==> flow/design.v <==
module aluDesign#(parameter W = 8, N = 4) (clk,rst,CE,MODE,CIN,INP_VALID,CMD,OPA,OPB, ERR,OV,COUT,G,L,E, RES);
    input clk,rst,CE,MODE,CIN;
    input [1:0] INP_VALID;
    input [N-1:0] CMD;
    input [W-1:0] OPA,OPB;
    output reg ERR,OV,COUT,G,L,E;
        output reg [2*W-1:0] RES;
        reg [2*W-1:0] res_comb;
    parameter INV_INP = 2'b00, OPA_VALID = 2'b01, OPB_VALID = 2'b10, OPA_AND_OPB_VALID = 2'b11;
    parameter SHIFT_W = $clog2(W);
    reg [W-1:0] opa_r,opb_r;
    reg [N-1:0] cmd_r;
    reg [1:0] valid_r;
    reg mode_r,cin_r;
    reg cout_comb,ov_comb,g_comb,l_comb,e_comb,err_comb;
    always@(posedge clk,posedge rst) begin
        if(rst) begin
            opa_r <= 0;
            opb_r <= 0;
            cmd_r <= 0;
            valid_r <= 0;
            cin_r <= 0;
            mode_r <= 0;
        end
        else if(CE) begin
            opa_r <= OPA;
            opb_r <= OPB;
            cmd_r <= CMD;
            valid_r <= INP_VALID;
            cin_r <= CIN;
            mode_r <= MODE;
       end
    end
    always@(*) begin
        if(CE) begin
            res_comb = 0;
            err_comb = 0;
            cout_comb = 0;
            ov_comb = 0;
            g_comb = 0;
            l_comb = 0;
            e_comb = 0;
            if(mode_r == 1) begin
                case(valid_r)
                    INV_INP : begin
                        res_comb = 0;
                        err_comb = 1;
                    end
                    OPA_VALID : begin
                        case(cmd_r)
                            4'b0100 : begin
                                res_comb = opa_r + 1;
                                cout_comb = res_comb[W];
                            end
                           4'b0101 : begin
                               res_comb = opa_r - 1;
                               ov_comb = res_comb[W];
                            end
                            default : err_comb = 1;
                        endcase
                    end
                    OPB_VALID : begin
                        case(cmd_r)
                            4'b0110 : begin
                                res_comb = opb_r + 1;
                                cout_comb = res_comb[W];
                            end
                            4'b0111 : begin
                                res_comb = opb_r - 1;
                                ov_comb = res_comb[W];
                            end
                            default : err_comb = 1;
                        endcase
                    end
                    OPA_AND_OPB_VALID : begin
                        case(cmd_r)
                            4'b0000 : begin
                                res_comb = opa_r + opb_r;
                                cout_comb = res_comb[W];
                            end
                            4'b0001 : begin
                                res_comb = opa_r - opb_r;
                                ov_comb = res_comb[W];
                            end
                            4'b0010 : begin
                                res_comb = opa_r + opb_r + cin_r;
                                cout_comb = res_comb[W];
                            end
                            4'b0011 : begin
                                res_comb = opa_r - opb_r - cin_r;
                                ov_comb = res_comb[W];
                            end
                            4'b1000 : begin
                                g_comb  = (opa_r > opb_r) ? 1:0;
                                l_comb = (opa_r < opb_r) ? 1:0;
                                e_comb = (opa_r == opb_r) ? 1:0;
                            end
                            4'b1001 : begin
                                res_comb = (opa_r + 1) * (opb_r + 1);
                            end
                            4'b1010 : begin
                                res_comb = (opa_r<<1) * (opb_r);
                            end
                            4'b1011 : begin
                                res_comb = $signed(opa_r) + $signed(opb_r);
                                ov_comb = (($signed(opa_r) > 0) && ($signed(opb_r) > 0) && ($signed(res_comb[W-1:0])<=0) || ($signed(opa_r) < 0) && ($signed(opb_r) < 0) && ($signed(res_comb[W-1:0]) >= 0));
                                g_comb  = ($signed(opa_r) > $signed(opb_r)) ? 1:0;
                                l_comb = ($signed(opa_r) < $signed(opb_r)) ? 1:0;
                                e_comb = ($signed(opa_r) == $signed(opb_r)) ? 1:0;
                            end
                            4'b1100 : begin
                                res_comb = $signed(opa_r) - $signed(opb_r);
                                ov_comb = (($signed(opa_r) > 0) && ($signed(opb_r) < 0) && ($signed(res_comb[W-1:0]) <= 0) || ($signed(opa_r) < 0) && ($signed(opb_r) > 0) && ($signed(res_comb[W-1:0]) >= 0));
                                g_comb  = ($signed(opa_r) > $signed(opb_r)) ? 1:0;
                                l_comb = ($signed(opa_r) < $signed(opb_r)) ? 1:0;
                                e_comb = ($signed(opa_r) == $signed(opb_r)) ? 1:0;
                            end
                            default : err_comb = 1;
                        endcase
                    end
                    default : err_comb = 1;
                endcase
            end
            else begin
                case(valid_r)
                    INV_INP : begin
                        res_comb = 0;
                        err_comb = 1;
                    end
                    OPA_VALID : begin
                        case(cmd_r)
                            4'b0110 : begin
                                res_comb = ~(opa_r);
                                res_comb[2*W-1 : 8] = 0;
                            end
                            4'b1000 : begin
                                res_comb = opa_r >> 1;
                            end
                            4'b1001 : begin
                                res_comb = opa_r << 1;
                            end
                            default : err_comb = 1;
                        endcase
                    end
                    OPB_VALID : begin
                        case(cmd_r)
                            4'b0111 : begin
                                res_comb = ~(opb_r);
                                res_comb[2*W-1 : 8] = 0;
                            end
                            4'b1010 : begin
                                res_comb = opb_r >> 1;
                            end
                            4'b1011 : begin
                                res_comb = opb_r << 1;
                            end
                            default : err_comb = 1;
                        endcase
                    end
                    OPA_AND_OPB_VALID : begin
                        case(cmd_r)
                            4'b0000 : begin
                                res_comb = opa_r & opb_r;
                            end
                            4'b0001 : begin
                                res_comb = ~(opa_r & opb_r);
                                res_comb[2*W-1 : 8] = 0;
                            end
                            4'b0010 : begin
                                res_comb = opa_r | opb_r;
                            end
                            4'b0011 : begin
                                res_comb = ~(opa_r | opb_r);
                                res_comb[2*W-1 : 8] = 0;
                            end
                            4'b0100 : begin
                                res_comb = opa_r ^ opb_r;
                            end
                            4'b0101 : begin
                                res_comb = ~(opa_r ^ opb_r);
                                res_comb[2*W-1 : 8] = 0;
                            end
                            4'b1100 : begin
                                if( |(opb_r[(W-1) : (SHIFT_W+1)])) begin
                                    err_comb = 1;
                                    res_comb = 0;
                                end
                                else
                                    res_comb = (opa_r << (opb_r[SHIFT_W-1:0])) | opa_r >> (W - (opb_r[SHIFT_W-1:0]));
                                    res_comb[2*W-1 : 8] = 0;
                            end
                            4'b1101 : begin
                                if( |(opb_r[(W-1) : (SHIFT_W+1)])) begin
                                    res_comb = 0;
                                    err_comb = 1;
                                end
                                else
                                    res_comb = (opa_r >> opb_r[SHIFT_W-1:0]) | opa_r << (W - opb_r[SHIFT_W-1:0]);
                                    res_comb[2*W-1 : 8] = 0;
                            end
                            default : err_comb = 1;
                        endcase
                    end
                    default : err_comb = 1;
                endcase
            end
        end
        else begin
           res_comb = 0;
           err_comb = 0;
           cout_comb = 0;
           ov_comb = 0;
           g_comb = 0;
           l_comb = 0;
           e_comb = 0;
        end
    end
    always@(posedge clk, posedge rst) begin
        if(rst) begin
            RES <= 0;
            COUT <= 0;
            OV <= 0;
            G <= 0;
            L <= 0;
            E <= 0;
            ERR  <= 0;
        end
        else if(CE) begin
            RES <= res_comb;
                COUT <= cout_comb;
                OV <= ov_comb;
                G <= g_comb;
                L <= l_comb;
                E <= e_comb;
                ERR  <= err_comb;
        end
    end
endmodule
Step by step through the tools: aluDesign --
What the tools print for aluDesign, step after step. Lines are those of the file above, counted from 1. Operators: Yosys type, input widths -> output width; for muxes data width and select width s. The mark n/a stands for no value.
Inputs: top module aluDesign, clock clk, standard-cell library sky130hd, library corner tt_025C_1v80

Elaborated design --
Source: Yosys, flattened and elaborated, memories not mapped. Widths are those after wreduce. Registers that Yosys merges into a memory's read port (data or address) are not register bits. Print and check cells do not count.
Word-level totals: register bits after elaboration 46, input port bits 27, output and inout port bits 22, elaborated cells 140
Operators by class: $add $sub $neg 11, multiply operators 2, $lt $le $gt $ge 12, equal/unequal tests 18, shift operators 4, mux-type cells 48, bitwise gates (word level) 10, reduce/logical cells 22
Operators with widths (count):
- $mul 9x9->16 | 1
- $pmux 16 s8 | 1
- $pmux 16 s4 | 2
- $mul 8x8->15 | 1
- $pmux 8 s8 | 1
- $pmux 16 s2 | 2
- $pmux 8 s3 | 2
- $not 8->8 | 5
- $shl 8x32->8 | 1
- $shr 8x32->8 | 1
- $eq 4x4->1 const B | 6
- $or 8x8->8 | 3
- $mux 1 | 24
- $pmux 1 s4 | 5
- $add 8x1->9 const B | 2
- $sub 8x1->9 const B | 2
- $add 8x8->9 | 2
- $sub 8x8->9 | 2
- $sub 16x1->16 | 1
- $eq 4x3->1 const B | 4
- $ge 8x1->1 const B | 2
- $gt 8x1->1 const B | 2
- $le 8x1->1 const B | 2
- $lt 8x1->1 const B | 2
- $gt 8x8->1 | 2
- $lt 8x8->1 | 2
- $eq 8x8->1 | 2
- $mux 16 | 1
Other operator kinds: 21; their cells: 44.

Longest topological paths --
Depth = most cells in a row (Yosys ltp): at word level without a register or memory, in the mapped netlist without a sequential cell, where the memories' decode and read muxes count.
Depth: depth after elaboration 7, ABC_AREA 0, depth in mapped cells 25, mapped depth without buffers 21

After synthesis --
Source: synth_stat.txt of the flow (Yosys; design flattened, memories mapped). It holds for the ABC_AREA given above (unset counts as 0); a run with the other value may have another netlist.
Cell types:
- sky130_fd_sc_hd__fa_1 | count 86, total area 1.72E+03 µm²
- sky130_fd_sc_hd__ha_1 | count 100, total area 1251.2 µm²
- sky130_fd_sc_hd__dfrtp_1 | count 46, total area 1.15E+03 µm²
- sky130_fd_sc_hd__xnor2_1 | count 72, total area 630.605 µm²
- sky130_fd_sc_hd__nor2_1 | count 152, total area 570.547 µm²
- sky130_fd_sc_hd__inv_1 | count 146, total area 548.026 µm²
- sky130_fd_sc_hd__nand2_1 | count 129, total area 484.214 µm²
- sky130_fd_sc_hd__a21oi_1 | count 78, total area 390.374 µm²
- sky130_fd_sc_hd__o21ai_0 | count 68, total area 340.326 µm²
- sky130_fd_sc_hd__mux2i_1 | count 19, total area 190.182 µm²
- sky130_fd_sc_hd__nand3_1 | count 36, total area 180.173 µm²
- sky130_fd_sc_hd__xor2_1 | count 19, total area 166.41 µm²
- sky130_fd_sc_hd__clkbuf_1 | count 43, total area 161.405 µm²
- sky130_fd_sc_hd__nand2b_1 | count 24, total area 150.144 µm²
- sky130_fd_sc_hd__a22oi_1 | count 19, total area 142.637 µm²
- sky130_fd_sc_hd__nor3_1 | count 27, total area 135.13 µm²
- sky130_fd_sc_hd__o221ai_1 | count 15, total area 131.376 µm²
- sky130_fd_sc_hd__mux2_2 | count 11, total area 123.869 µm²
Other cell types: 74; their cells: 284.
Synthesis totals: cells in the netlist 1374, synthesis area 10598.9 µm², sequential area 1151.1 µm², flip-flops 46, buffer cells 75

Timing after synthesis --
OpenSTA on the mapped netlist: ideal clock, no wires. The path of least setup slack (recovery checks aside). Input and output delay are each 20% of the period. Register names are those of the netlist, which keeps one name where synthesis merged equal registers.
Path after synthesis: path kind flip-flop to flip-flop, start register opb_r[1], end register RES[14], period 6.0 ns, setup time 0.083 ns, launch time at the first pin 0.000 ns, data arrival time 5.958 ns, data required time 5.917 ns, slack -0.042 ns, path delay 6.041 ns, stages on the path 24, path buffers 4, synthesis period reached 6.042 ns
"path delay" = arrival - input delay + setup time. "stages on the path" counts driving pins, that of a launching flip-flop among them; a cell with two outputs on the path counts twice. "synthesis period reached" is the clock period less the worst setup slack; recovery checks do not enter. This is arithmetic on one report: input and output delays are still those of the set period (20% each). The rows between start and end are the longest chain of elaborated cells between them; the timing report does not say that the signal goes this way. Where chains are equally long, one stands for them. Each line given opens the expression or statement behind the cell; cells for indexed reads and writes are added by Yosys, which also makes memories of some case tables.
Between the ends, after synthesis: cell sequence sky130_fd_sc_hd__dfrtp_1 -> sky130_fd_sc_hd__clkinv_1 -> sky130_fd_sc_hd__clkbuf_1 -> sky130_fd_sc_hd__ha_1 -> sky130_fd_sc_hd__clkbuf_1 -> sky130_fd_sc_hd__clkbuf_1 -> sky130_fd_sc_hd__clkbuf_1 -> sky130_fd_sc_hd__nand2_1 -> sky130_fd_sc_hd__fa_1 -> sky130_fd_sc_hd__inv_1 -> sky130_fd_sc_hd__fa_1 -> sky130_fd_sc_hd__ha_1 -> sky130_fd_sc_hd__inv_1 -> sky130_fd_sc_hd__fa_1 -> sky130_fd_sc_hd__inv_1 -> sky130_fd_sc_hd__fa_1 -> sky130_fd_sc_hd__a21o_1 -> sky130_fd_sc_hd__a211oi_1 -> sky130_fd_sc_hd__o21ai_0 -> sky130_fd_sc_hd__a31o_2 -> sky130_fd_sc_hd__a21oi_1 -> sky130_fd_sc_hd__xor2_1 -> sky130_fd_sc_hd__o221a_2 -> sky130_fd_sc_hd__o21ai_0, length of the longest elaborated chain 5, elaborated cells between the ends (all ways) 12, those cells by class 6 x add/sub; 2 x mul; 4 x mux
RTL lines, path after synthesis:
- start, declared | line 11 | reg [W-1:0] opa_r,opb_r;
- start, assigned | line 19 | opb_r <= 0;
- start, assigned | line 27 | opb_r <= OPB;
- $add 8x1->9 | line 99 | res_comb = (opa_r + 1) * (opb_r + 1);
- $mul 9x9->16 | line 99
- $pmux 16 s8 | line 76 | case(cmd_r)
- $pmux 16 s4 | line 44 | case(valid_r)
- $mux 16 | line 43 | if(mode_r == 1) begin
- end, assigned | line 220 | RES <= 0;
- end, assigned | line 229 | RES <= res_comb;
- end, declared | line 7 | output reg [2*W-1:0] RES;

Worst path after layout --
From the final timing report of record 1: the path of least setup slack in the routed layout; clock arrival at registers is part of the times.
Path after layout: path kind flip-flop to flip-flop, start register opb_r[5], end register RES[15], period 6.0 ns, setup time 0.13 ns, launch time at the first pin 0.32 ns, data arrival time 5.91 ns, data required time 6.20 ns, slack 0.29 ns, stages on the path 22, path buffers 1
The rows between start and end are the longest chain of elaborated cells between them; the timing report does not say that the signal goes this way. Where chains are equally long, one stands for them.
Between the ends, after layout: cell sequence sky130_fd_sc_hd__dfrtp_1 -> sky130_fd_sc_hd__and4_1 -> sky130_fd_sc_hd__nand4_1 -> sky130_fd_sc_hd__xnor2_1 -> sky130_fd_sc_hd__buf_4 -> sky130_fd_sc_hd__nor2_1 -> sky130_fd_sc_hd__fa_1 -> sky130_fd_sc_hd__inv_1 -> sky130_fd_sc_hd__fa_1 -> sky130_fd_sc_hd__inv_1 -> sky130_fd_sc_hd__fa_1 -> sky130_fd_sc_hd__inv_1 -> sky130_fd_sc_hd__fa_1 -> sky130_fd_sc_hd__inv_1 -> sky130_fd_sc_hd__ha_1 -> sky130_fd_sc_hd__and3_1 -> sky130_fd_sc_hd__a21oi_1 -> sky130_fd_sc_hd__o21ai_0 -> sky130_fd_sc_hd__o41ai_1 -> sky130_fd_sc_hd__xnor2_1 -> sky130_fd_sc_hd__nand2_1 -> sky130_fd_sc_hd__o211ai_1, length of the longest elaborated chain 5, elaborated cells between the ends (all ways) 12, those cells by class 6 x add/sub; 2 x mul; 4 x mux
RTL lines, path after layout:
- start, declared | line 11 | reg [W-1:0] opa_r,opb_r;
- start, assigned | line 19 | opb_r <= 0;
- start, assigned | line 27 | opb_r <= OPB;
- $add 8x1->9 | line 99 | res_comb = (opa_r + 1) * (opb_r + 1);
- $mul 9x9->16 | line 99
- $pmux 16 s8 | line 76 | case(cmd_r)
- $pmux 16 s4 | line 44 | case(valid_r)
- $mux 16 | line 43 | if(mode_r == 1) begin
- end, assigned | line 220 | RES <= 0;
- end, assigned | line 229 | RES <= res_comb;
- end, declared | line 7 | output reg [2*W-1:0] RES;

Settings and measured results of 4 stored flow runs for module aluDesign (sky130hd), not sorted in any way. The constraints put input and output delay at 20% of the set period each and load the outputs with 0.01 pF.
"power consumption" rests on the timing tool's default activity at the inputs, not on a simulated workload.

* Record 1 | settings: CELL_PAD_IN_SITES_DETAIL_PLACEMENT 2; CORE_UTILIZATION 18; CTS_CLUSTER_DIAMETER 177; CTS_CLUSTER_SIZE 56; GPL_ROUTABILITY_DRIVEN 1; PLACE_DENSITY_LB_ADDON 0.25; SLEW_MARGIN 40; period_ns 6.0; CAP_MARGIN 20; CORE_MARGIN 2 | results: smallest setup slack 0.291 ns; chip area after synthesis (Yosys) 10,598.9 µm²; power consumption 0.003317 W; utilization of the finished layout 21.4 %; lowest hold slack 0.495 ns; die footprint 60,838.7 µm²
* Record 2 | settings: CELL_PAD_IN_SITES_DETAIL_PLACEMENT 1; CORE_ASPECT_RATIO 0.52; CORE_MARGIN 2; CORE_UTILIZATION 70; CTS_CLUSTER_DIAMETER 84; CTS_CLUSTER_SIZE 48; GPL_ROUTABILITY_DRIVEN 0; MAX_ROUTING_LAYER met4; PLACE_DENSITY_LB_ADDON 0.04; period_ns 5.34; CAP_MARGIN 20; SLEW_MARGIN 20 | no final report: placement broke off with DPL-0033
* Record 3 | settings: CELL_PAD_IN_SITES_DETAIL_PLACEMENT 2; CORE_UTILIZATION 28; CTS_CLUSTER_DIAMETER 192; CTS_CLUSTER_SIZE 95; GPL_ROUTABILITY_DRIVEN 0; GPL_TIMING_DRIVEN 1; MAX_ROUTING_LAYER met4; PLACE_DENSITY 0.54; SETUP_SLACK_MARGIN 0.58; SLEW_MARGIN 40; period_ns 10.3; CAP_MARGIN 20; CORE_MARGIN 2 | results: smallest setup slack 3.638 ns; chip area after synthesis (Yosys) 10,598.9 µm²; power consumption 0.001947 W; utilization of the finished layout 31.4 %; lowest hold slack 0.498 ns; die footprint 39,426.1 µm²
* Record 4 | settings: CAP_MARGIN 25; CORE_UTILIZATION 20; CTS_CLUSTER_DIAMETER 397; CTS_CLUSTER_SIZE 17; GPL_ROUTABILITY_DRIVEN 1; PLACE_DENSITY_LB_ADDON 0.3; SLEW_MARGIN 30; period_ns 4.99; CORE_MARGIN 2 | results: smallest setup slack -0.053 ns; chip area after synthesis (Yosys) 10,598.9 µm²; power consumption 0.004833 W; utilization of the finished layout 26.2 %; lowest hold slack 0.499 ns; die footprint 54,852.0 µm²
